==> flow/design.v <==
module AFH_map_table(
A,
O
);
input [6:0] A;
output [6:0] O;
assign O = ~A;
endmodule
module div(
clk, rstz,
div_en_p,
dividend,
divisor,
result_o
);
input clk, rstz;
input div_en_p;
input [24:0] dividend;
input [6:0] divisor;
output [49:0] result_o;
parameter IDLE=2'h0, DIVON=2'h1, DIVEnd=2'h2;
reg [1:0] cs, ns;
wire [25:0] div_temp;
reg [50:0] op_dividend;
reg [4:0] divcnt;
always @(posedge clk or negedge rstz)
begin
  if (!rstz)
    begin
      op_dividend <= 0;
      divcnt <=0;
    end  
  else if (div_en_p && (cs==IDLE))
    begin
      op_dividend <= {25'b0,dividend[24:0],1'b0};
      divcnt <=0;
    end  
  else if (cs==DIVON)
    begin
      op_dividend <= div_temp[25] ? {op_dividend[49:0],1'b0} : {div_temp[24:0],op_dividend[24:0],1'b1};
      divcnt <= divcnt + 1'b1;
    end  
end
reg [49:0] result_o;
always @(posedge clk or negedge rstz)
begin
  if (!rstz)
    result_o <= 0;
  else if (cs==DIVEnd)
    result_o <= {op_dividend[50:26],op_dividend[24:0]};   
end
assign div_temp = {1'b0, op_dividend[49:25]} - {1'b0, divisor};
always @(posedge clk or negedge rstz)
begin
  if (!rstz)
    cs <= 0;
  else 
    cs <= ns;
end
always @*
begin
  ns = cs;
  case(cs)
    IDLE:
      begin
        if (div_en_p) ns = DIVON;
      end
    DIVON:
      begin
        if (divcnt==5'd24) ns = DIVEnd;
      end  
    DIVEnd:
      ns = IDLE;  
  endcase
end
endmodule
module hopkernal(
rstz,
X, A, C,
B,
D,
E, F, Fprime,
Y1,
Y2,
regi_AFH_channel_map,
regi_AFH_N,
fk
);
input rstz;
input [4:0] X, C;
input [4:0] A;
input [3:0] B;
input [8:0] D;
input [6:0] E, F, Fprime;
input Y1;
input [5:0] Y2;
input [79:0] regi_AFH_channel_map;
input [6:0] regi_AFH_N;
output [6:0] fk;
wire [4:0] Zprime = X + A;
wire [4:0] Z;
assign Z[0] = B[0] ^ Zprime[0];
assign Z[1] = B[1] ^ Zprime[1];
assign Z[2] = B[2] ^ Zprime[2];
assign Z[3] = B[3] ^ Zprime[3];
assign Z[4] =  Zprime[4];
wire [4:0] stage1_z, stage2_z, stage3_z, stage4_z, stage5_z, stage6_z, stage7_z;
wire [13:0] P = {C[4:0] ^ {5{Y1}}, D[8:0]};
assign stage1_z[1] = P[13] ? Z[2] : Z[1];
assign stage1_z[2] = P[13] ? Z[1] : Z[2];
assign stage1_z[0] = P[12] ? Z[3] : Z[0];
assign stage1_z[3] = P[12] ? Z[0] : Z[3];
assign stage1_z[4] = Z[4];
assign stage2_z[1] = P[11] ? stage1_z[3] : stage1_z[1];
assign stage2_z[3] = P[11] ? stage1_z[1] : stage1_z[3];
assign stage2_z[2] = P[10] ? stage1_z[4] : stage1_z[2];
assign stage2_z[4] = P[10] ? stage1_z[2] : stage1_z[4];
assign stage2_z[0] = stage1_z[0];
assign stage3_z[0] = P[9] ? stage2_z[3] : stage2_z[0];
assign stage3_z[3] = P[9] ? stage2_z[0] : stage2_z[3];
assign stage3_z[1] = P[8] ? stage2_z[4] : stage2_z[1];
assign stage3_z[4] = P[8] ? stage2_z[1] : stage2_z[4];
assign stage3_z[2] = stage2_z[2];
assign stage4_z[3] = P[7] ? stage3_z[4] : stage3_z[3];
assign stage4_z[4] = P[7] ? stage3_z[3] : stage3_z[4];
assign stage4_z[0] = P[6] ? stage3_z[2] : stage3_z[0];
assign stage4_z[2] = P[6] ? stage3_z[0] : stage3_z[2];
assign stage4_z[1] = stage3_z[1];
assign stage5_z[1] = P[5] ? stage4_z[3] : stage4_z[1];
assign stage5_z[3] = P[5] ? stage4_z[1] : stage4_z[3];
assign stage5_z[0] = P[4] ? stage4_z[4] : stage4_z[0];
assign stage5_z[4] = P[4] ? stage4_z[0] : stage4_z[4];
assign stage5_z[2] = stage4_z[2];
assign stage6_z[3] = P[3] ? stage5_z[4] : stage5_z[3];
assign stage6_z[4] = P[3] ? stage5_z[3] : stage5_z[4];
assign stage6_z[1] = P[2] ? stage5_z[2] : stage5_z[1];
assign stage6_z[2] = P[2] ? stage5_z[1] : stage5_z[2];
assign stage6_z[0] = stage5_z[0];
assign stage7_z[2] = P[1] ? stage6_z[3] : stage6_z[2];
assign stage7_z[3] = P[1] ? stage6_z[2] : stage6_z[3];
assign stage7_z[0] = P[0] ? stage6_z[1] : stage6_z[0];
assign stage7_z[1] = P[0] ? stage6_z[0] : stage6_z[1];
assign stage7_z[4] = stage6_z[4];
wire [6:0] em79 = E[6:0] > 7'd78 ? E[6:0]-7'd79 : E[6:0];
wire [7:0] tmp1 = em79 + F[6:0];  
wire [7:0] tmp1m79 = tmp1[7:0] > 8'd78 ? tmp1[7:0]-8'd79 : tmp1[7:0];   
wire [7:0] tmp2 = tmp1m79[6:0] + stage7_z[4:0] + Y2;                    
wire [6:0] adder2m79 = tmp2 > 7'd78 ? tmp2-7'd79 : tmp2[6:0];
wire rfchused = regi_AFH_channel_map[adder2m79[6:0]];
wire [6:0] emN = {2'b0,E[6:0]} >= {regi_AFH_N,2'b0}                 ? {2'b0,E[6:0]} - {regi_AFH_N,2'b0} :
                 {2'b0,E[6:0]} >= ({regi_AFH_N,1'b0}+regi_AFH_N) ? {2'b0,E[6:0]} - ({regi_AFH_N,1'b0}+regi_AFH_N) :
                 {1'b0,E[6:0]} >= {regi_AFH_N,1'b0}                 ? {1'b0,E[6:0]} - {regi_AFH_N,1'b0} :
                 E[6:0] >= regi_AFH_N                              ? E[6:0]-regi_AFH_N : E[6:0];
wire [7:0] tmp1N = emN + Fprime[6:0];  
wire [7:0] tmp1mN = tmp1N[7:0] >= regi_AFH_N ? tmp1N[7:0]-regi_AFH_N : tmp1N[7:0];   
wire [4:0] a7zmN = {2'b0,stage7_z[4:0]} >= regi_AFH_N ? {2'b0,stage7_z[4:0]} - regi_AFH_N : stage7_z[4:0];  
wire [7:0] tmp2N = tmp1mN[6:0] + a7zmN + Y2;                                      
wire [6:0] adder2mN = tmp2N >= regi_AFH_N ? tmp2N-regi_AFH_N : tmp2N[6:0];
wire [6:0] kprimem = adder2mN;
wire [6:0] fkprime, basicfk;
AFH_map_table AFH_map_table_u(
.A(kprimem),
.O(fkprime)
);
assign basicfk = (adder2m79<=7'd39) ? {adder2m79[5:0], 1'b0} : {(adder2m79-7'd40), 1'b1};
assign fk = rfchused ? basicfk : fkprime;
endmodule
module hopctrlwd(
clk_6M, rstz, p_033us,
mpr_Y,
counter_clkN1, counter_clkE1,
psrxfhs_succ_p,
psrxfhs,
pstxid,
m_tslot_p, ms_tslot_p,
ps_N_incr_p,
pageAB_2Npage_count, 
Atrain,
regi_interlace_offset, regi_page_k_nudge,
regi_AFH_mode,
regi_AFH_N,
ps, gips, is, giis, page, inquiry, mpr, spr, ir, conns,
prs_clock_frozen, prm_clock_frozen,
CLK, CLKE, CLKN, BD_ADDR,
counter_isFHS,
Xprm, Xir, Xprs,
X,
Y1,
Y2,
A,
B,
C,
D,
E, F, Fprime
);
input clk_6M, rstz, p_033us;
input mpr_Y;
input [5:0] counter_clkN1;
input [5:0] counter_clkE1;
input psrxfhs_succ_p;
input psrxfhs;
input pstxid;
input m_tslot_p, ms_tslot_p;
input ps_N_incr_p;
input [3:0] pageAB_2Npage_count;
input Atrain;
input [4:0] regi_interlace_offset, regi_page_k_nudge;
input regi_AFH_mode;
input [6:0] regi_AFH_N;
input ps, gips, is, giis, page, inquiry, mpr, spr, ir, conns;
input prs_clock_frozen, prm_clock_frozen;
input [27:0] CLK, CLKE, CLKN, BD_ADDR;
input [4:0] counter_isFHS;
output [4:0] Xprm, Xir, Xprs;
output [4:0] X;
output Y1;
output [5:0] Y2;
output [4:0] A;
output [3:0] B;
output [4:0] C;
output [8:0] D;
output [6:0] E, F, Fprime;
wire [1:0] k_nudge;
wire [4:0] k_offset;
reg [27:0] CLKN_frozen, CLKE_frozen;
reg [4:0] k_offset_frozen;
reg [4:0] k_nudge_frozen;
always @(posedge clk_6M or negedge rstz)
begin
  if (!rstz)
    begin
     CLKN_frozen <= 0;
    end 
  else if (!prs_clock_frozen)
    begin
     CLKN_frozen <= CLKN;
    end 
end
always @(posedge clk_6M or negedge rstz)
begin
  if (!rstz)
    begin
     CLKE_frozen <= 0;
     k_offset_frozen <= 0;
     k_nudge_frozen <= 0;
    end 
  else if (!prm_clock_frozen)
    begin
     CLKE_frozen <= CLKE;
     k_offset_frozen <= k_offset;
     k_nudge_frozen <= k_nudge;
    end 
end
assign k_nudge = regi_page_k_nudge;  
assign k_offset = Atrain ? 5'd24 : 5'd8;
wire [3:0] xpt = {CLKE[4:2],CLKE[0]} - CLKE[16:12];    
wire [4:0] Xp = CLKE[16:12] + k_offset + k_nudge + xpt ;   
wire [4:0] Xprs = CLKN_frozen[16:12] + counter_clkN1[5:1];
wire [3:0] xprmt = {CLKE_frozen[4:2],CLKE_frozen[0]} - CLKE_frozen[16:12];
wire [4:0] Xprm = CLKE_frozen[16:12] + k_offset_frozen + k_nudge_frozen + xprmt + counter_clkE1[5:1];
wire [3:0] xit = {CLKN[4:2],CLKN[0]} - CLKN[16:12];
wire [4:0] Xi = CLKN[16:12] + k_offset + k_nudge + xit ;
wire [4:0] Xir = CLKN[16:12] + counter_isFHS ;
assign X = ({5{ps}}      & CLKN[16:12]) |     
           ({5{gips}}    & (CLKN[16:12]+regi_interlace_offset)) |   
           ({5{is}}      & Xir[4:0]) |        
           ({5{giis}}    & (Xir[4:0]+regi_interlace_offset)) |      
           ({5{page}}    & Xp[4:0]) |
           ({5{inquiry}} & Xi[4:0]) |
           ({5{mpr}}     & Xprm[4:0]) |    
           ({5{spr}}     & Xprs[4:0]) |    
           ({5{ir}}      & Xir[4:0]) |     
           ({5{conns}}   & CLK[6:2]);      
wire spr_Y = pstxid | (psrxfhs ? 1'b0 : counter_clkN1[0]);
assign Y1 =({1{page}}    & CLKE[1]) |
           ({1{inquiry}} & CLKN[1]) |
           ({1{mpr}}     & mpr_Y  ) |   
           ({1{spr}}     & spr_Y  ) |   
           ({1{ir}}      & 1'b1) |     
           ({1{conns}}   & (CLK[1]&(!regi_AFH_mode)) );      
assign Y2 =({6{page}}    & {CLKE[1],5'b0}) |
           ({6{inquiry}} & {CLKN[1],5'b0}) |
           ({6{mpr}}     & {mpr_Y  ,5'b0}) |   
           ({6{spr}}     & {spr_Y  ,5'b0}) |   
           ({6{ir}}      & {1'b1   ,5'b0}) |     
           ({6{conns}}   & {(CLK[1]&(!regi_AFH_mode)) ,5'b0});      
assign A = ({5{ps}}      & BD_ADDR[27:23]) |     
           ({5{gips}}    & BD_ADDR[27:23]) |   
           ({5{is}}      & BD_ADDR[27:23]) |        
           ({5{giis}}    & BD_ADDR[27:23]) |      
           ({5{page}}    & BD_ADDR[27:23]) |
           ({5{inquiry}} & BD_ADDR[27:23]) |
           ({5{mpr}}     & BD_ADDR[27:23]) |    
           ({5{spr}}     & BD_ADDR[27:23]) |    
           ({5{ir}}      & BD_ADDR[27:23]) |     
           ({5{conns}}   & BD_ADDR[27:23] ^ CLK[25:21]);      
assign B = BD_ADDR[22:19];
assign C = ({5{ps}}      & {BD_ADDR[8],BD_ADDR[6],BD_ADDR[4],BD_ADDR[2],BD_ADDR[0]}) |     
           ({5{gips}}    & {BD_ADDR[8],BD_ADDR[6],BD_ADDR[4],BD_ADDR[2],BD_ADDR[0]}) |   
           ({5{is}}      & {BD_ADDR[8],BD_ADDR[6],BD_ADDR[4],BD_ADDR[2],BD_ADDR[0]}) |        
           ({5{giis}}    & {BD_ADDR[8],BD_ADDR[6],BD_ADDR[4],BD_ADDR[2],BD_ADDR[0]}) |      
           ({5{page}}    & {BD_ADDR[8],BD_ADDR[6],BD_ADDR[4],BD_ADDR[2],BD_ADDR[0]}) |
           ({5{inquiry}} & {BD_ADDR[8],BD_ADDR[6],BD_ADDR[4],BD_ADDR[2],BD_ADDR[0]}) |
           ({5{mpr}}     & {BD_ADDR[8],BD_ADDR[6],BD_ADDR[4],BD_ADDR[2],BD_ADDR[0]}) |    
           ({5{spr}}     & {BD_ADDR[8],BD_ADDR[6],BD_ADDR[4],BD_ADDR[2],BD_ADDR[0]}) |    
           ({5{ir}}      & {BD_ADDR[8],BD_ADDR[6],BD_ADDR[4],BD_ADDR[2],BD_ADDR[0]}) |     
           ({5{conns}}   & {BD_ADDR[8],BD_ADDR[6],BD_ADDR[4],BD_ADDR[2],BD_ADDR[0]} ^ CLK[20:16]);      
assign D = ({9{ps}}      & BD_ADDR[18:10]) |     
           ({9{gips}}    & BD_ADDR[18:10]) |   
           ({9{is}}      & BD_ADDR[18:10]) |        
           ({9{giis}}    & BD_ADDR[18:10]) |      
           ({9{page}}    & BD_ADDR[18:10]) |
           ({9{inquiry}} & BD_ADDR[18:10]) |
           ({9{mpr}}     & BD_ADDR[18:10]) |    
           ({9{spr}}     & BD_ADDR[18:10]) |    
           ({9{ir}}      & BD_ADDR[18:10]) |     
           ({9{conns}}   & (BD_ADDR[18:10] ^ CLK[15:7]));      
assign E = {BD_ADDR[13],BD_ADDR[11],BD_ADDR[9],BD_ADDR[7],BD_ADDR[5],BD_ADDR[3],BD_ADDR[1]};           
reg div_en_p;
always @(posedge clk_6M or negedge rstz)
begin
  if (!rstz)
     div_en_p <= 0;
  else 
     div_en_p <= (CLK[6:0]==7'hff) & ms_tslot_p;
end
wire divffclk = clk_6M;
wire [24:0] Ft, nc1;
div mod79_F(
.clk      (divffclk                   ),
.rstz     (rstz                       ),
.div_en_p (div_en_p                   ),
.dividend ({CLK[27:7],4'b0}           ),
.divisor  (7'd79                      ),
.result_o ({Ft[24:0],nc1[24:0]}       )
);
assign F = ({7{conns}} & Ft[6:0]);
wire [24:0] Fprimet, nc2;
div mod79_Fprime(
.clk      (divffclk                   ),
.rstz     (rstz                       ),
.div_en_p (div_en_p                   ),
.dividend ({CLK[27:7],4'b0}           ),
.divisor  (regi_AFH_N                 ),
.result_o ({Fprimet[24:0],nc2[24:0]}  )
);
assign Fprime = ({7{conns}} & Fprimet[6:0]);
endmodule
module fkctrl(
clk_6M, rstz,
regi_isMaster,
ir,
psrxfhs_succ_p,
fk_page,
page,
ps_pagerespTO,
scancase,
m_half_tslot_p,
mpr,
m_tslot_p,
connsnewslave, connsnewmaster,
CLKN, CLKE, CLK,
txbit_period, rxbit_period,
fkset_p,   
ps, pstxid, psrxfhs, psackfhs, pagetxfhs, pagetmp, pagerxackfhs ,
corre_threshold,
counter_clkN1,
counter_clkE1,
fk_pstxid,
fk_psrxfhs,
fk_psackfhs,
fk_connsnewslave, fk_connsnewmaster,
fk_pagetxfhs,
fk_pagerxackfhs,
fk_spr, fk_mpr,
fk_chg_p, fk_chg_p_ff
);
input clk_6M, rstz;
input regi_isMaster;
input ir;
input psrxfhs_succ_p;
input fk_page;
input page;
input ps_pagerespTO;
input scancase;
input m_half_tslot_p;
input mpr;
input m_tslot_p;
input connsnewslave, connsnewmaster;
input [27:0] CLKN, CLKE, CLK;
input txbit_period, rxbit_period;
input fkset_p;   
input ps, pstxid, psrxfhs, psackfhs, pagetxfhs, pagetmp, pagerxackfhs ;
input corre_threshold;
output [5:0] counter_clkN1;
output [5:0] counter_clkE1;
output fk_pstxid;
output fk_psrxfhs;
output fk_psackfhs;
output fk_connsnewslave, fk_connsnewmaster;
output fk_pagetxfhs;
output fk_pagerxackfhs;
output fk_spr, fk_mpr;
output fk_chg_p, fk_chg_p_ff;
assign fk_spr = fk_pstxid | fk_psrxfhs | fk_psackfhs;
assign fk_mpr = fk_pagetxfhs | fk_pagerxackfhs;
wire ir_fkset_p = regi_isMaster ? fkset_p & !ir : fkset_p;
wire fk_chg_p = ((!(txbit_period | rxbit_period)) & ir_fkset_p);  
wire psrxfhs_fk_chg_p = fk_psrxfhs & fkset_p;
wire scancase_fk_chg_p = (scancase) & fkset_p;
reg fk_chg_p_ff;
always @(posedge clk_6M or negedge rstz)
begin
  if (!rstz)
     fk_chg_p_ff <= 0;
  else 
     fk_chg_p_ff <= fk_chg_p | scancase_fk_chg_p | psrxfhs_fk_chg_p;
end
reg fk_pstxid;
always @(posedge clk_6M or negedge rstz)
begin
  if (!rstz)
     fk_pstxid <= 0;
  else if (ps & corre_threshold & fkset_p)   
     fk_pstxid <= 1'b1;
  else if (pstxid & fk_chg_p)
     fk_pstxid <= 1'b0;
end
reg fk_psrxfhs;
always @(posedge clk_6M or negedge rstz)
begin
  if (!rstz)
     fk_psrxfhs <= 0;
  else if (pstxid & fk_chg_p)
     fk_psrxfhs <= 1'b1;
  else if ((psrxfhs & corre_threshold & fk_chg_p) | ps_pagerespTO)
     fk_psrxfhs <= 1'b0;
end
reg fk_psackfhs;
always @(posedge clk_6M or negedge rstz)
begin
  if (!rstz)
     fk_psackfhs <= 0;
  else if (psrxfhs & corre_threshold & fk_chg_p)
     fk_psackfhs <= 1'b1;
  else if (psackfhs & fk_chg_p & CLKN[0])
     fk_psackfhs <= 1'b0;
end
reg fk_connsnewslave;
always @(posedge clk_6M or negedge rstz)
begin
  if (!rstz)
     fk_connsnewslave <= 0;
  else if (psackfhs & fk_chg_p & CLKN[0])
     fk_connsnewslave <= 1'b1;
  else if (connsnewslave & fk_chg_p & CLK[0])   
     fk_connsnewslave <= 1'b0;
end
reg fk_pagetxfhs;
always @(posedge clk_6M or negedge rstz)
begin
  if (!rstz)
     fk_pagetxfhs <= 0;
  else if ( (pagetmp & fk_chg_p) | (pagerxackfhs & !corre_threshold & fk_chg_p) )
     fk_pagetxfhs <= 1'b1;
  else if ((pagetxfhs & fk_chg_p) | fk_page)
     fk_pagetxfhs <= 1'b0;
end
reg fk_pagerxackfhs;
always @(posedge clk_6M or negedge rstz)
begin
  if (!rstz)
     fk_pagerxackfhs <= 0;
  else if (pagetxfhs & fk_chg_p)
     fk_pagerxackfhs <= 1'b1;
  else if (pagerxackfhs & fk_chg_p & CLKE[0])
     fk_pagerxackfhs <= 1'b0;
end
reg fk_connsnewmaster;
always @(posedge clk_6M or negedge rstz)
begin
  if (!rstz)
     fk_connsnewmaster <= 0;
  else if (pagerxackfhs & corre_threshold & m_half_tslot_p)   
     fk_connsnewmaster <= 1'b1;
  else if ((connsnewmaster & fk_chg_p & CLK[0]) | page )  
     fk_connsnewmaster <= 1'b0;
end
wire ps_N_incr_p = (pstxid & fk_chg_p) | ((psrxfhs|psackfhs) & fkset_p & CLKN[0]);
reg [5:0] counter_clkN1;
always @(posedge clk_6M or negedge rstz)
begin
  if (!rstz)
    begin
     counter_clkN1 <= 0;
    end 
  else if (ps & corre_threshold & fkset_p)   
    begin
     counter_clkN1 <= 6'h1;
    end 
  else if (psrxfhs_succ_p)
     counter_clkN1 <= {counter_clkN1[5:1],1'b0};
  else if (ps_N_incr_p)
    begin
     counter_clkN1 <= counter_clkN1+1'b1;
    end 
end
wire page_N_incr_p = fk_chg_p & CLKE[0] & (pagetxfhs | pagerxackfhs);
reg [5:0] counter_clkE1;
always @(posedge clk_6M or negedge rstz)
begin
  if (!rstz)
    begin
     counter_clkE1 <= 0;
    end 
  else if (!fk_mpr)   
    begin
     counter_clkE1 <= 6'd0;
    end 
  else if (page_N_incr_p)  
    begin
     counter_clkE1 <= counter_clkE1+1'b1;
    end 
end
endmodule
module hopselection(
clk_6M, rstz, p_033us,
regi_isMaster,
ps_pagerespTO,
fk_page,
scancase,
m_half_tslot_p,
connsnewslave, connsnewmaster,
txbit_period, rxbit_period,
fkset_p,   
psackfhs, pagetxfhs, pagetmp, pagerxackfhs ,
corre_threshold,
psrxfhs_succ_p,
psrxfhs,
pstxid,
m_tslot_p, ms_tslot_p,
ps_N_incr_p,
pageAB_2Npage_count, 
Atrain,
regi_interlace_offset, regi_page_k_nudge,
regi_AFH_mode,
regi_AFH_N, regi_AFH_channel_map,
ps, gips, is, giis, page, inquiry, mpr, spr, ir, conns,
prs_clock_frozen, prm_clock_frozen,
CLK, CLKE, CLKN, BD_ADDR,
counter_isFHS,
fk,
fk_chg_p, fk_chg_p_ff,
fk_pstxid
);
input clk_6M, rstz, p_033us;
input regi_isMaster;
input ps_pagerespTO;
input fk_page;
input scancase;
input m_half_tslot_p;
input connsnewslave, connsnewmaster;
input txbit_period, rxbit_period;
input fkset_p;   
input psackfhs, pagetxfhs, pagetmp, pagerxackfhs ;
input corre_threshold;
wire [5:0] counter_clkN1;
wire [5:0] counter_clkE1;
input psrxfhs_succ_p;
input psrxfhs;
input pstxid;
input m_tslot_p, ms_tslot_p;
input ps_N_incr_p;
input [3:0] pageAB_2Npage_count;
input Atrain;
input [4:0] regi_interlace_offset, regi_page_k_nudge;
input regi_AFH_mode;
input [6:0] regi_AFH_N;
input [79:0] regi_AFH_channel_map;
input ps, gips, is, giis, page, inquiry, mpr, spr, ir, conns;
input prs_clock_frozen, prm_clock_frozen;
input [27:0] CLK, CLKE, CLKN, BD_ADDR;
input [4:0] counter_isFHS;
output [6:0] fk;
output fk_chg_p, fk_chg_p_ff;
output fk_pstxid;
wire [4:0] Xprm, Xir, Xprs;
wire [4:0] X;
wire Y1;
wire [5:0] Y2;
wire [4:0] A;
wire [3:0] B;
wire [4:0] C;
wire [8:0] D;
wire [6:0] E, F, Fprime;
wire fk_connsnewslave, fk_connsnewmaster;
wire fk_conns = conns | fk_connsnewslave | fk_connsnewmaster;
wire [27:0] fk_CLK = fk_conns ? CLK + 1'b1 : CLK;
wire [27:0] fk_CLKE = CLKE + 1'b1;
wire [27:0] fk_CLKN = CLKN + 1'b1;
hopctrlwd hopctrlwd_u(
.clk_6M               (clk_6M               ), 
.rstz                 (rstz                 ), 
.p_033us              (p_033us              ),
.mpr_Y                (counter_clkE1[0]     ),
.counter_clkN1        (counter_clkN1        ),  
.counter_clkE1        (counter_clkE1        ),       
.psrxfhs_succ_p       (psrxfhs_succ_p       ),
.psrxfhs              (fk_psrxfhs              ),
.pstxid               (fk_pstxid               ),
.m_tslot_p            (m_tslot_p            ),
.ms_tslot_p           (ms_tslot_p           ),
.ps_N_incr_p          (ps_N_incr_p          ),
.pageAB_2Npage_count  (pageAB_2Npage_count  ), 
.Atrain               (Atrain               ),
.regi_interlace_offset(regi_interlace_offset),
.regi_page_k_nudge    (regi_page_k_nudge    ),
.regi_AFH_mode        (regi_AFH_mode        ),
.regi_AFH_N           (regi_AFH_N           ),
.ps                   (ps                   ), 
.gips                 (gips                 ), 
.is                   (is                   ), 
.giis                 (giis                 ), 
.page                 (fk_page                 ), 
.inquiry              (inquiry              ), 
.mpr                  (fk_mpr                  ), 
.spr                  (fk_spr                  ), 
.ir                   (ir                   ), 
.conns                (fk_conns                ),
.prs_clock_frozen     (prs_clock_frozen     ), 
.prm_clock_frozen     (prm_clock_frozen     ),
.CLK                  (fk_CLK                  ), 
.CLKE                 (fk_CLKE                 ), 
.CLKN                 (fk_CLKN                 ), 
.BD_ADDR              (BD_ADDR          ),
.counter_isFHS        (counter_isFHS        ),
.Xprm                 (Xprm                 ), 
.Xir                  (Xir                  ),
.Xprs                 (Xprs                 ), 
.X                    (X                    ),
.Y1                   (Y1                   ),
.Y2                   (Y2                   ),
.A                    (A                    ),
.B                    (B                    ),
.C                    (C                    ),
.D                    (D                    ),
.E                    (E                    ), 
.F                    (F                    ), 
.Fprime               (Fprime               )
);
hopkernal hopkernal_u(
.rstz                (rstz                ),
.X                   (X                   ), 
.A                   (A                   ), 
.C                   (C                   ),
.B                   (B                   ),
.D                   (D                   ),
.E                   (E                   ), 
.F                   (F                   ),
.Fprime              (Fprime              ),
.Y1                  (Y1                  ),
.Y2                  (Y2                  ),
.regi_AFH_channel_map(regi_AFH_channel_map),
.regi_AFH_N          (regi_AFH_N          ),
.fk                  (fk                  )
);
fkctrl fkctrl_u(
.clk_6M         (clk_6M         ), 
.rstz           (rstz           ),
.regi_isMaster  (regi_isMaster  ),
.ir             (ir             ),
.psrxfhs_succ_p (psrxfhs_succ_p ),
.fk_page        (fk_page        ),
.page           (page           ),
.ps_pagerespTO  (ps_pagerespTO  ),
.scancase       (scancase       ),
.m_half_tslot_p (m_half_tslot_p ),
.mpr            (mpr            ),
.m_tslot_p      (m_tslot_p      ),
.connsnewslave  (connsnewslave  ),
.connsnewmaster (connsnewmaster ),
.CLKN           (CLKN           ),
.CLKE           (CLKE           ),
.CLK            (CLK            ),
.txbit_period   (txbit_period   ), 
.rxbit_period   (rxbit_period   ),
.fkset_p        (fkset_p        ),   
.ps             (ps             ), 
.pstxid         (pstxid         ), 
.psrxfhs        (psrxfhs        ), 
.psackfhs       (psackfhs       ), 
.pagetxfhs      (pagetxfhs      ), 
.pagetmp        (pagetmp        ), 
.pagerxackfhs   (pagerxackfhs   ),
.corre_threshold(corre_threshold),
.counter_clkN1   (counter_clkN1   ),
.counter_clkE1   (counter_clkE1   ),
.fk_pstxid       (fk_pstxid       ),
.fk_psrxfhs      (fk_psrxfhs      ),
.fk_psackfhs     (fk_psackfhs     ),
.fk_connsnewslave(fk_connsnewslave),
.fk_connsnewmaster(fk_connsnewmaster),
.fk_pagetxfhs    (fk_pagetxfhs    ),
.fk_pagerxackfhs (fk_pagerxackfhs ),
.fk_spr          (fk_spr          ),
.fk_mpr          (fk_mpr          ),
.fk_chg_p        (fk_chg_p        ),
.fk_chg_p_ff     (fk_chg_p_ff     )
);
endmodule
Step by step through the tools: hopselection
What the tools print for hopselection, step after step.
Line numbers count from 1 in the design file above.
Operators carry their Yosys type and port widths (W data, S select, Z words).
Cell names lack the library's common part.
The mark n/a stands for no value.

design
  top = hopselection
  clock input = clk_6M
  standard-cell library = sky130hd
  library corner = tt_025C_1v80

After elaboration
Yosys after proc, flatten, opt, wreduce and memory -nomap, before mapping. Memory bits, and registers merged into a memory's read port (data or address), are not among the register bits. Print and check cells are not counted. Equal cells are merged and count once.

storage and ports
  register bits = 240
  output and inout port bits = 10

operators by class
  add/subtract/negate cells = 45
  reductions and logical operators = 24
  shift-type cells = 1
  mux-type cells = 78
  magnitude comparators = 11
  bitwise logic cells = 152
  equal/unequal tests = 13

operator list
  operator                 count
  $mux W50                 6
  $and A5 B5 Y5            30
  $or A5 B5 Y5             27
  $and A9 B9 Y9            10
  $or A9 B9 Y9             9
  $shiftx A80 B7 Y1        1
  $mux W7                  11
  $add A5 B5 Y5            9
  $mux W1                  44
  $sub A7 B7 Y7            6
  $and A1 B1 Y1            34
  $add A17 B1 Y17 const B  2
  $and A6 B6 Y6            5
  $or A6 B6 Y6             5
  $mux W6                  5
  $mux W5                  6
  $add A28 B1 Y28 const B  1
  $mux W28                 1
  $sub A25 B7 Y26          1
  $sub A25 B7 Y26 const B  1
  $or A1 B1 Y1             21
  $sub A7 B7 Y7 const B    3
  $reduce_bool A2 Y1       10
  $ge A7 B9 Y1             2
  $add A7 B5 Y8            2
  $add A7 B7 Y8            2
  $add A8 B6 Y8            2
  $ge A8 B7 Y1             2

Not listed: further kinds 33, cells in them 66.

Logic depth
Yosys ltp: most cells in a row. Word level: on the elaborated netlist, between registers, memories and ports. Mapped: between sequential cells and ports; inverters and the memories' decode and read muxes count.

depth
  word-level depth = 29
  ABC_AREA = 0
  depth in mapped cells = 55
  gate-level depth less buffers = 54

Mapped cells and area
Yosys stat after the flow's synthesis: flattened, memories mapped to cells. It holds for the ABC_AREA given above (unset counts as 0); a run with the other value may have another netlist.

cell types
  cell      count  total area (um2)
  dfrtp_1   167    4.18E+03
  ha_1      143    1.79E+03
  xnor2_1   127    1.11E+03
  mux2i_1   95     950.912
  mux4_2    38     855.821
  xor2_1    77     674.397
  fa_1      31     620.595
  nor2_1    156    585.562
  nand2_1   143    536.765
  a21oi_1   103    515.494
  mux2_2    45     506.736
  a211oi_1  65     487.968
  o21ai_0   96     480.461
  inv_1     118    442.925
  a21o_1    56     420.403
  nand3_1   51     255.245
  clkbuf_1  67     251.491
  nor3_1    45     225.216

Not listed: further types 76, cells in them 351.

synthesis totals
  buffer cells = 82
  mapped flip-flops = 169
  cell count = 1,974
  cell area after synthesis = 17,606.9 um2

By module: a second synthesis without flattening, with its own total; a netlist apart from the flattened one above.

second synthesis, totals
  cells (unflattened synthesis) = 2,385
  area (unflattened synthesis) = 22,494.1 um2

Rows give one instance, submodules left out.

by module
  module         cells  area (um2)  seq. area (um2)  instances
  div            476    5,300.1     2,728.9          2
  hopkernal      730    6,138.4     0.0              1
  hopctrlwd      361    3,116.7     475.5            1
  hopselection   233    1,594.0     0.0              1
  fkctrl         102    1,018.5     500.5            1
  AFH_map_table  7      26.3        0.0              1

Path before layout
Source: OpenSTA report_checks on the synthesized netlist (no wires, ideal clock, input and output delay 20% of the period each), path of least setup slack; recovery checks are left aside. Register names are those of the netlist, which keeps one name where synthesis merged equal registers.

timing path after synthesis
  path kind = input port to output port
  start = input port CLKN[6]
  end = output port fk[4]
  arrival time = 15,304 ps
  launch time at the first pin = 5,000 ps
  external input delay = 5,000 ps
  period = 25,000 ps
  buffers on the path = 3
  delay of the path = 10,304 ps
  output delay = 5,000 ps
  stages on the path = 43
  path slack = 4,696 ps
  period reached after synthesis = 20,304 ps

"delay of the path" is the arrival time less input delay plus setup time.
A path that ends at an output port has no setup time.
"stages on the path": output pins that drive a net of the path, with the launching flip-flop's if there is one; two outputs of one cell count as two.
"period reached after synthesis" = period - worst setup slack (recovery checks aside). The figure is calculated, with input and output delays left at 20% of the set period.
The rows between start and end are the longest chain of elaborated cells between them; the timing report does not say that the signal goes this way. Where chains are equally long, one stands for them.
Each line given opens the expression or statement behind the cell; cells for indexed reads and writes are added by Yosys, which also makes memories of some case tables.

between the ends, after synthesis
  cells stage by stage = nand4_1 or3_1 nor2_1 xor2_1 fa_1 inv_1 fa_1 ha_1 fa_1 xor2_1 a222oi_1 nand3_1 a211o_1 ha_1 a21o_1 inv_1 or4_1 o311ai_1 [... 7 more ...] inv_1 ha_1 clkbuf_1 buf_1 clkbuf_1 inv_1 ha_1 nor2_1 nand3_1 a21oi_1 nor3_2 nor3b_4 xor2_2 mux4_2 o31ai_1 or4_4 a31oi_4 mux2_2
  length of the longest elaborated chain = 29
  elaborated cells on any way between the ends = 75
  source lines of those cells = 52

ends and longest elaborated chain, after synthesis
  element           line  source
  from (decl)       582   input [27:0] CLK, CLKE, CLKN, BD_ADDR;
  $add A17 B1 Y17   600   wire [27:0] fk_CLKN = CLKN + 1'b1;
  $add A5 B5 Y5     265   ({5{gips}}    & (CLKN[16:12]+regi_interlace_offset)) |
  $and A5 B5 Y5     265
  $or A5 B5 Y5 x9   264   assign X = ({5{ps}}      & CLKN[16:12]) |
  $add A5 B5 Y5     100   wire [4:0] Zprime = X + A;
  $xor A1 B1 Y1     105   assign Z[3] = B[3] ^ Zprime[3];
  $mux W1           112   assign stage1_z[3] = P[12] ? Z[0] : Z[3];
  [... 7 more ...]  n/a
  $mux W5           156   wire [4:0] a7zmN = {2'b0,stage7_z[4:0]} >= regi_AFH_N ? {2'b0,stage7_z[4:0]} - regi_AFH_N : stage7_z[4:0];
  $add A7 B5 Y8     157   wire [7:0] tmp2N = tmp1mN[6:0] + a7zmN + Y2;
  $add A8 B6 Y8     157
  $sub A7 B7 Y7     158   wire [6:0] adder2mN = tmp2N >= regi_AFH_N ? tmp2N-regi_AFH_N : tmp2N[6:0];
  $mux W7           158
  $not A7 Y7        7     assign O = ~A;
  $mux W7           166   assign fk = rfchused ? basicfk : fkprime;
  to (decl)         584   output [6:0] fk;

Some nets on the timed path still bear RTL names; the line given drives or declares the net.

nets with RTL names, path after synthesis
  signal       line
  fk_CLKN[13]  600

Timing after layout
Path of least setup slack in the final report of run 1 (OpenROAD, finished layout, wires in). Where an end is a register, its clock arrival counts in the times.
The path's times are printed in steps of 10 ps; the period is the one set.

timing path after layout
  path kind = input port to output port
  start = input port CLKN[0]
  end = output port fk[6]
  output delay = 4,520 ps
  arrival time = 17,230 ps
  launch time at the first pin = 4,520 ps
  external input delay = 4,520 ps
  period = 22,600 ps
  path slack = 850 ps
  buffers on the path = 6
  stages on the path = 44

The rows between start and end are the longest chain of elaborated cells between them; the timing report does not say that the signal goes this way. Where chains are equally long, one stands for them.

between the ends, after layout
  cells stage by stage = clkdlybuf4s50_1 ha_1 nand3_1 nor3_2 xnor2_2 nand2_1 inv_1 fa_1 inv_1 fa_1 ha_1 fa_1 a222oi_1 nand3_1 a221o_1 ha_1 a21o_1 a21o_1 [... 8 more ...] mux2i_2 inv_1 ha_1 inv_1 fa_1 clkbuf_1 inv_1 ha_1 clkbuf_1 buf_2 clkbuf_1 mux4_2 mux4_2 mux2i_1 o2bb2ai_1 a31oi_4 mux2_2 clkdlybuf4s50_1
  length of the longest elaborated chain = 29
  elaborated cells on any way between the ends = 88
  source lines of those cells = 57

ends and longest elaborated chain, after layout
  element           line  source
  from (decl)       582   input [27:0] CLK, CLKE, CLKN, BD_ADDR;
  $add A17 B1 Y17   600   wire [27:0] fk_CLKN = CLKN + 1'b1;
  $add A5 B5 Y5     265   ({5{gips}}    & (CLKN[16:12]+regi_interlace_offset)) |
  $and A5 B5 Y5     265
  $or A5 B5 Y5 x9   264   assign X = ({5{ps}}      & CLKN[16:12]) |
  $add A5 B5 Y5     100   wire [4:0] Zprime = X + A;
  $xor A1 B1 Y1     105   assign Z[3] = B[3] ^ Zprime[3];
  $mux W1           112   assign stage1_z[3] = P[12] ? Z[0] : Z[3];
  [... 7 more ...]  n/a
  $mux W5           156   wire [4:0] a7zmN = {2'b0,stage7_z[4:0]} >= regi_AFH_N ? {2'b0,stage7_z[4:0]} - regi_AFH_N : stage7_z[4:0];
  $add A7 B5 Y8     157   wire [7:0] tmp2N = tmp1mN[6:0] + a7zmN + Y2;
  $add A8 B6 Y8     157
  $sub A7 B7 Y7     158   wire [6:0] adder2mN = tmp2N >= regi_AFH_N ? tmp2N-regi_AFH_N : tmp2N[6:0];
  $mux W7           158
  $not A7 Y7        7     assign O = ~A;
  $mux W7           166   assign fk = rfchused ? basicfk : fkprime;
  to (decl)         584   output [6:0] fk;

Some nets on the timed path still bear RTL names; the line given drives or declares the net.

nets with RTL names, path after layout
  signal       line
  fk_CLKN[12]  600

Ticket comment

Settings and measured results of 3 stored flow runs for module hopselection (sky130hd), not sorted in any way. The constraints put input and output delay at 20% of the set period each and load the outputs with 0.01 pF.
"achieved clock period" = clock period - worst setup slack. The figure is calculated, with input and output delays left at 20% of the set period.
"worst setup path time" means the part of the period allowed to the worst setup path (the constraints hold back 20% at inputs and 20% at outputs) less its slack; where the path has registers, the arrival times of their clocks count too.
"power" is the tool's figure for a default switching activity; nothing was simulated.
"worst setup path time" is known to 10 ps.

Run 1
==> flow/run.sh <==
#!/bin/bash
# the make line also repeats the synthesis and layout settings of config.mk as NAME=value (left out here)
make -C /OpenROAD-flow-scripts/flow DESIGN_CONFIG=/design/flow/config.mk WORK_HOME=/design/flow/orfs CLKGATE_MAP_FILE= finish
==> flow/config.mk <==
export PLATFORM = sky130hd
export DESIGN_NAME = hopselection
export DESIGN_NICKNAME = hopselection
export VERILOG_FILES = /design/flow/design.v
export SDC_FILE = /design/flow/constraint.sdc
export NUM_CORES = 4
export LEC_CHECK = 0
export CAP_MARGIN = 30
export CELL_PAD_IN_SITES_GLOBAL_PLACEMENT = 2
export CORE_MARGIN = 2
export CORE_UTILIZATION = 18
export CTS_CLUSTER_DIAMETER = 224
export GPL_TIMING_DRIVEN = 0
export PLACE_DENSITY_LB_ADDON = 0.04
export SLEW_MARGIN = 20
==> flow/constraint.sdc <==
create_clock -name core_clock -period 22.6 [get_ports {clk_6M}]
set_input_delay 4.5200 -clock core_clock [delete_from_list [all_inputs] [get_ports {clk_6M}]]
set_output_delay 4.5200 -clock core_clock [all_outputs]
set_load 0.01 [all_outputs]

==> results of run 1 <==
chip area after synthesis (Yosys): 17,606.9 um2
die area: 100,334.0 um2
standard-cell area of the final layout: 22,266.4 um2
utilization: 0.23
worst setup slack after layout: 848 ps
total negative slack: 0 ps
worst hold slack: 471 ps
power: 0.002068 W
achieved clock period: 21,752 ps
worst setup path time: 12,710 ps
worst setup path kind: input port to output port

Run 2
==> flow/run.sh <==
#!/bin/bash
# the make line also repeats the synthesis and layout settings of config.mk as NAME=value (left out here)
make -C /OpenROAD-flow-scripts/flow DESIGN_CONFIG=/design/flow/config.mk WORK_HOME=/design/flow/orfs CLKGATE_MAP_FILE= finish
==> flow/config.mk <==
export PLATFORM = sky130hd
export DESIGN_NAME = hopselection
export DESIGN_NICKNAME = hopselection
export VERILOG_FILES = /design/flow/design.v
export SDC_FILE = /design/flow/constraint.sdc
export NUM_CORES = 4
export LEC_CHECK = 0
export CAP_MARGIN = 0
export CORE_MARGIN = 9
export CORE_UTILIZATION = 28
export CTS_CLUSTER_DIAMETER = 375
export MAX_ROUTING_LAYER = met5
export PLACE_DENSITY_LB_ADDON = 0.01
export SETUP_SLACK_MARGIN = 2.53
export SLEW_MARGIN = 20
==> flow/constraint.sdc <==
create_clock -name core_clock -period 35.9 [get_ports {clk_6M}]
set_input_delay 7.1800 -clock core_clock [delete_from_list [all_inputs] [get_ports {clk_6M}]]
set_output_delay 7.1800 -clock core_clock [all_outputs]
set_load 0.01 [all_outputs]

==> results of run 2 <==
chip area after synthesis (Yosys): 17,606.9 um2
die area: 72,231.9 um2
standard-cell area of the final layout: 21,368.0 um2
utilization: 0.345
worst setup slack after layout: 8,709 ps
total negative slack: 0 ps
worst hold slack: 473 ps
power: 0.001252 W
achieved clock period: 27,191 ps
worst setup path time: 12,830 ps
worst setup path kind: input port to output port

Run 3
==> flow/run.sh <==
#!/bin/bash
# the make line also repeats the synthesis and layout settings of config.mk as NAME=value (left out here)
make -C /OpenROAD-flow-scripts/flow DESIGN_CONFIG=/design/flow/config.mk WORK_HOME=/design/flow/orfs CLKGATE_MAP_FILE= finish
==> flow/config.mk <==
export PLATFORM = sky130hd
export DESIGN_NAME = hopselection
export DESIGN_NICKNAME = hopselection
export VERILOG_FILES = /design/flow/design.v
export SDC_FILE = /design/flow/constraint.sdc
export NUM_CORES = 4
export LEC_CHECK = 0
export CAP_MARGIN = 10
export CORE_ASPECT_RATIO = 1.38
export CORE_MARGIN = 8
export CORE_UTILIZATION = 66
export CTS_CLUSTER_SIZE = 61
export PLACE_DENSITY_LB_ADDON = 0.13
export SLEW_MARGIN = 20
==> flow/constraint.sdc <==
create_clock -name core_clock -period 22.2 [get_ports {clk_6M}]
set_input_delay 4.4400 -clock core_clock [delete_from_list [all_inputs] [get_ports {clk_6M}]]
set_output_delay 4.4400 -clock core_clock [all_outputs]
set_load 0.01 [all_outputs]

==> results of run 3 <==
chip area after synthesis (Yosys): 17,606.9 um2
die area: 32,227.1 um2
standard-cell area of the final layout: 20,870.0 um2
utilization: 0.792
worst setup slack after layout: 599 ps
total negative slack: 0 ps
worst hold slack: 488 ps
power: 0.002044 W
achieved clock period: 21,601 ps
worst setup path time: 12,720 ps
worst setup path kind: input port to output port
